==> flow/design.v <==
module cordic(
    input signed [29:0] i_angle,
    input i_clk,
    input i_rst,
    input i_start,
    output signed [29:0] o_sin,
    output signed [29:0] o_cos,
    output o_done
);
localparam WD_EXT = 28;
localparam WD_INT = 62;
localparam START_VAL = 64'h26dd3b6a10d79a00;
localparam max_i = 8'd62;
reg signed [WD_INT+1:0] x;
reg signed [WD_INT+1:0] y; 
reg signed [WD_INT+1:0] z; 
reg signed [WD_INT+1:0] angle;
reg done;
assign o_done = done;
assign o_sin = y[(WD_INT+1):(WD_INT-WD_EXT)];
assign o_cos = x[(WD_INT+1):(WD_INT-WD_EXT)];
reg [7:0] i;
reg [7:0] state;
localparam 
    s_rst = 8'b0,
    s_work = 8'b1;
wire [WD_INT+1:0] atan [WD_INT:0];
assign atan[0] = 	63'h3243f6a8885a3000;
assign atan[1] = 	63'h1dac670561bb4f00;
assign atan[2] = 	63'hfadbafc96406e80;
assign atan[3] = 	63'h7f56ea6ab0bdb80;
assign atan[4] = 	63'h3feab76e59fbd40;
assign atan[5] = 	63'h1ffd55bba976250;
assign atan[6] = 	63'hfffaaadddb94d8;
assign atan[7] = 	63'h7fff5556eeea5c;
assign atan[8] = 	63'h3fffeaaab7776e;
assign atan[9] = 	63'h1ffffd5555bbbc;
assign atan[10] = 	63'hfffffaaaaadde;
assign atan[11] = 	63'h7fffff555556e;
assign atan[12] = 	63'h3fffffeaaaaaa;
assign atan[13] = 	63'h1ffffffd55554;
assign atan[14] = 	63'hfffffffaaaaa;
assign atan[15] = 	63'h7fffffff5554;
assign atan[16] = 	63'h3fffffffeaaa;
assign atan[17] = 	63'h1ffffffffd54;
assign atan[18] = 	63'hfffffffffaa;
assign atan[19] = 	63'h7fffffffff4;
assign atan[20] = 	63'h3fffffffffe;
assign atan[21] = 	63'h1fffffffffe;
assign atan[22] = 	63'hfffffffffe;
assign atan[23] = 	63'h7ffffffffe;
assign atan[24] = 	63'h3ffffffffe;
assign atan[25] = 	63'h1ffffffffe;
assign atan[26] = 	63'hffffffffe;
assign atan[27] = 	63'h800000000;
assign atan[28] = 	63'h400000000;
assign atan[29] = 	63'h200000000;
assign atan[30] = 	63'h100000000;
assign atan[31] = 	63'h80000000;
assign atan[32] = 	63'h40000000;
assign atan[33] = 	63'h20000000;
assign atan[34] = 	63'h10000000;
assign atan[35] = 	63'h8000000;
assign atan[36] = 	63'h4000000;
assign atan[37] = 	63'h2000000;
assign atan[38] = 	63'h1000000;
assign atan[39] = 	63'h800000;
assign atan[40] = 	63'h400000;
assign atan[41] = 	63'h200000;
assign atan[42] = 	63'h100000;
assign atan[43] = 	63'h80000;
assign atan[44] = 	63'h40000;
assign atan[45] = 	63'h20000;
assign atan[46] = 	63'h10000;
assign atan[47] = 	63'h8000;
assign atan[48] = 	63'h4000;
assign atan[49] = 	63'h2000;
assign atan[50] = 	63'h1000;
assign atan[51] = 	63'h800;
assign atan[52] = 	63'h400;
assign atan[53] = 	63'h200;
assign atan[54] = 	63'h100;
assign atan[55] = 	63'h80;
assign atan[56] = 	63'h40;
assign atan[57] = 	63'h20;
assign atan[58] = 	63'h10;
assign atan[59] = 	63'h8;
assign atan[60] = 	63'h4;
assign atan[61] = 	63'h2;
assign atan[62] = 	63'h1;
always @(posedge i_clk) begin
    if(i_rst) begin
        x <= 0;
        y <= 0;
        done <= 0;
        i <= 0;
        state <= s_rst;
    end
    else begin
        case (state)
            s_rst: begin
                if(i_start) begin
                    angle <= i_angle <<< (WD_INT-WD_EXT);
                    state <= s_work;
                    i <= 0;
                    x <= START_VAL;
                    y <= 0;
                    z <= 0;
                    done <= 0;
                end
            end
            s_work: begin
                if (z<=angle) begin
                    z <= z + atan[i];
                    x <= x - (y>>>i);
                    y <= y + (x>>>i);
                end
                else begin
                    z <= z - atan[i];
                    x <= x + (y>>>i);
                    y <= y - (x>>>i);
                end
                i <= i+1;
                if(i == max_i) begin
                    done <= 1'b1;
                    state <= s_rst;
                end
            end
        endcase
    end
end
endmodule
**Reports on cordic**

Tool output for the design above, in the order of the flow.
Line numbers count from 1 in the design file above.
Cell names lack the library's common part.
The mark -- stands for no value.

- Top module: cordic
- Clock input: i_clk
- Standard-cell library: sky130hd
- Library corner: tt_025C_1v80

**Word level**

Yosys after proc, flatten, opt, wreduce and memory -nomap, before mapping. Memory bits, and registers merged into a memory's read port (data or address), are not among the register bits. Print and check cells are not counted. Equal cells are merged and count once.

- Register bits: 239
- Input port bits: 33
- Output and inout bits: 61
- Elaborated cells: 114

- $add $sub $neg: 7
- Order comparisons: 1
- Equal/unequal tests: 66
- Shifts and indexed selects: 2
- Multiplexer cells: 23
- Bitwise gates (word level): 1
- Reduce/logical cells: 7

Operators by type and width:

| cell | count |
|---|---|
| 64-bit case mux with 63-bit select | 1 |
| 64-bit two-way mux | 11 |
| 64-bit case mux with 2-bit select | 3 |
| 64-bit adder | 3 |
| 64-bit subtractor | 3 |
| 6-bit equality test with constant B | 31 |
| 64-bit by 8-bit >>> shifter with 64-bit output | 2 |
| 6-bit by 5-bit equality test with 1-bit output with constant B | 16 |
| 64-bit <= comparator | 1 |
| 6-bit by 4-bit equality test with 1-bit output with constant B | 8 |
| 8-bit case mux with 2-bit select | 2 |
| 6-bit by 3-bit equality test with 1-bit output with constant B | 4 |
| 8-bit two-way mux | 3 |
| 6-bit by 2-bit equality test with 1-bit output with constant B | 2 |
| 3-bit AND reduction | 3 |
| 8-bit by 1-bit adder with 8-bit output with constant B | 1 |
| 8-bit by 1-bit equality test with 1-bit output with constant B | 1 |
| 8-bit by 6-bit equality test with 1-bit output with constant B | 1 |
| 8-bit zero test | 1 |
| 6-bit by 1-bit equality test with 1-bit output with constant B | 1 |
| 6-bit zero test | 1 |
| 2-bit != test with constant B | 2 |
| 2-bit AND reduction | 1 |
| 2-bit nonzero test | 1 |
| 1-bit case mux with 2-bit select | 1 |
| 1-bit two-way mux | 2 |
| 1-bit NOT | 1 |

**Logic depth**

Depth = most cells in a row (Yosys ltp): at word level without a register or memory, in the mapped netlist without a sequential cell, where the memories' decode and read muxes count.

- Depth in word-level cells: 8
- ABC_AREA: 0
- Mapped depth: 39
- Gate-level depth less buffers: 31

**Mapped cells and area**

Yosys stat after the flow's synthesis: flattened, memories mapped to cells. It holds for the ABC_AREA given above (unset counts as 0); a run with the other value may have another netlist.
Totals and module areas in this step are rounded.

Cells by type:

| type | count | area in all (sq um) |
|---|---|---|
| ha_1 | 232 | 2.9E+03 |
| edfxtp_1 | 94 | 2.82E+03 |
| dfxtp_1 | 139 | 2.78E+03 |
| nor2_1 | 534 | 2E+03 |
| a21oi_1 | 356 | 1.78E+03 |
| xnor2_1 | 198 | 1.73E+03 |
| nand2_1 | 411 | 1,542.73 |
| o21ai_0 | 296 | 1.48E+03 |
| xor2_1 | 151 | 1.32E+03 |
| a21o_1 | 134 | 1.01E+03 |
| mux2i_1 | 88 | 880.845 |
| mux2_2 | 77 | 867.082 |
| nor3_1 | 151 | 755.725 |
| a22oi_1 | 100 | 750.72 |
| o22ai_1 | 108 | 675.648 |
| nand3_1 | 131 | 655.629 |
| clkbuf_1 | 164 | 615.59 |
| buf_4 | 74 | 555.533 |

Other cell types: 102; their cells: 1261.

- Cells in the netlist: 4,699
- Synthesis area: 34,600 sq um
- Flip-flop cells: 233
- Buffer cells: 344

**Timing after synthesis**

Source: OpenSTA report_checks on the synthesized netlist (no wires, ideal clock, input and output delay 20% of the period each), path of least setup slack; recovery checks are left aside. Register names are those of the netlist, which keeps one name where synthesis merged equal registers.

- Path type: register to register
- From: reg i[0]
- To: reg z[56]
- Period: 11.0 ns
- Time at the first pin: 0.000 ns
- Arrival time: 7.474 ns
- Slack: 3.260 ns
- Delay of the path: 7.740 ns
- Stages on the path: 37
- Path buffers: 7
- Period reached after synthesis: 7.74 ns

"delay of the path" is the arrival time less input delay plus setup time.
"stages on the path": output pins that drive a net of the path, with the launching flip-flop's if there is one; two outputs of one cell count as two.
"period reached after synthesis" = period - worst setup slack (recovery checks aside). The figure is calculated, with input and output delays left at 20% of the set period.
Between the ends stands the longest chain of elaborated cells between them, by number of cells; it is not shown to be the way that was timed. Of several equally long chains one is given.
A line is the first line of the expression or statement that the cell stems from. Yosys adds cells for indexed reads and writes and turns some case tables into memories.
A register here has more assigning lines than the two given.

- Cells stage by stage: dfxtp_1 buf_6 buf_8 buf_8 buf_8 buf_6 buf_6 buf_8 inv_1 ha_1 or2_2 nand3_1 nand2_1 a2111oi_0 and4b_1 and3_1 nand3_1 nor3_1 and2_1 nand2_1 o21ai_0 xnor2_1 ha_1 a21o_1 a21o_1 a31oi_1 o211ai_1 a21o_1 a221oi_1 a41oi_1 a21oi_1 o21ai_0 a211o_1 a31o_2 a221oi_1 xor2_1 nor2_1
- Length of the longest elaborated chain: 8

RTL lines, path post-synthesis:

| element | line | text |
|---|---|---|
| from (decl) | 22 | `reg [7:0] i;` |
| from (assign) | 96 | `i <= 0;` |
| from (assign) | 123 | `i <= i+1;` |
| 6-bit equality test | 119 | `z <= z - atan[i];` |
| 64-bit case mux with 63-bit select | 119 |  |
| 64-bit two-way mux | 113 | `if (z<=angle) begin` |
| 64-bit two-way mux | 100 | `case (state)` |
| 64-bit two-way mux | 92 | `if(i_rst) begin` |
| 64-bit subtractor | 119 |  |
| 64-bit two-way mux | 113 |  |
| 64-bit case mux with 2-bit select | 100 |  |
| to (assign) | 114 | `z <= z + atan[i];` |
| to (assign) | 119 |  |
| to (decl) | 16 | `reg signed [WD_INT+1:0] z;` |

**Path in the finished layout**

From the final timing report of stored run 2: the path of least setup slack in the routed layout; clock arrival at registers is part of the times.

- Path type: register to register
- From: reg i[1]
- To: reg z[56]
- Period: 11.0 ns
- Time at the first pin: 0.61 ns
- Arrival time: 10.51 ns
- Slack: 0.85 ns
- Stages on the path: 30
- Path buffers: 0

Between the ends stands the longest chain of elaborated cells between them, by number of cells; it is not shown to be the way that was timed. Of several equally long chains one is given.
A register here has more assigning lines than the two given.

- Cells stage by stage: dfxtp_2 clkinv_1 ha_1 or2_2 nand3_1 nand2_1 a2111oi_0 and4b_1 and3_1 nand3_1 nor3_1 and2_1 nand2_1 o21ai_0 xnor2_1 ha_1 a21o_1 a21o_1 a31oi_1 o211ai_1 a21o_1 a221oi_1 a41oi_1 a21oi_1 o21ai_0 a211o_1 a31o_2 a221oi_1 xor2_1 nor2_1
- Length of the longest elaborated chain: 8

RTL lines, path post-layout:

| element | line | text |
|---|---|---|
| from (decl) | 22 | `reg [7:0] i;` |
| from (assign) | 96 | `i <= 0;` |
| from (assign) | 123 | `i <= i+1;` |
| 6-bit equality test | 119 | `z <= z - atan[i];` |
| 64-bit case mux with 63-bit select | 119 |  |
| 64-bit two-way mux | 113 | `if (z<=angle) begin` |
| 64-bit two-way mux | 100 | `case (state)` |
| 64-bit two-way mux | 92 | `if(i_rst) begin` |
| 64-bit subtractor | 119 |  |
| 64-bit two-way mux | 113 |  |
| 64-bit case mux with 2-bit select | 100 |  |
| to (assign) | 114 | `z <= z + atan[i];` |
| to (assign) | 119 |  |
| to (decl) | 16 | `reg signed [WD_INT+1:0] z;` |

==> results <==
Module cordic, platform sky130hd: 5 stored runs of the flow (Yosys, OpenROAD) with differing settings, in no particular order. Input and output delays are each 20% of the period that was set; the output load is 0.01 pF.
"achieved clock period" is the run's clock period less its worst setup slack. It is reckoned from that one timing run; input and output delays stay at 20% of the period that was set.
By "worst path time" is meant the share of the clock period that the worst setup path is allowed (20% is reserved at inputs, 20% at outputs), minus its slack. Clock arrival times at its registers enter into it.
"total design power" is the tool's figure for a default switching activity; nothing was simulated.
The measured numbers are rounded.
A setting shown as . is not set for that run.
A result given as . is not shown for that run.

| setting or result | stored run 1 | stored run 2 | stored run 3 | stored run 4 | stored run 5 |
|---|---|---|---|---|---|
| CELL_PAD_IN_SITES_GLOBAL_PLACEMENT | 1 | . | . | 3 | 0 |
| CORE_ASPECT_RATIO | 0.78 | . | . | 1.98 | 1.98 |
| CORE_MARGIN | 7 | 2 | 2 | 7 | 7 |
| CORE_UTILIZATION | 43 | 40 | 58 | 17 | 17 |
| CTS_CLUSTER_DIAMETER | 225 | . | 358 | 71 | 94 |
| CTS_CLUSTER_SIZE | 88 | . | . | 100 | 100 |
| GPL_ROUTABILITY_DRIVEN | 0 | . | . | 1 | 0 |
| MAX_ROUTING_LAYER | met5 | . | . | met4 | met4 |
| MIN_ROUTING_LAYER | met2 | . | met2 | met2 | met2 |
| PLACE_DENSITY_LB_ADDON | 0.06 | . | . | . | . |
| SETUP_SLACK_MARGIN | 1.5 | . | . | . | . |
| SLEW_MARGIN | 20 | 20 | 0 | 20 | 20 |
| TNS_END_PERCENT | 30 | . | . | 50 | 50 |
| period_ns | 9.76 | 11.0 | 11.0 | 6.65 | 6.65 |
| CAP_MARGIN | 20 | 20 | 20 | 20 | 20 |
| CELL_PAD_IN_SITES_DETAIL_PLACEMENT | . | . | . | 1 | 1 |
| post-synthesis cell area (sq um) | . | 34,600 | . | 34,600 | . |
| total die area (sq um) | . | 88,800 | . | 217,000 | . |
| standard-cell area after layout (sq um) | . | 37,400 | . | 66,100 | . |
| utilization after routing | . | 0.438 | . | 0.328 | . |
| lowest setup slack (ns) | . | 0.851 | . | -1.06 | . |
| setup TNS (ns) | . | 0.000 | . | -44.4 | . |
| smallest hold slack (ns) | . | 0.508 | . | 0.592 | . |
| total design power (W) | . | 0.00702 | . | 0.0206 | . |
| achieved clock period (ns) | . | 10.149 | . | 7.710 | . |
| worst path time (ns) | . | 10.15 | . | 7.71 | . |
| kind of the worst setup path | . | register to register | . | register to register | . |

Stored run 1: unfinished; error GRT-0116 in routing
Stored run 3: unfinished; error GRT-0116 in routing
Stored run 5: unfinished; error GRT-0116 in routing
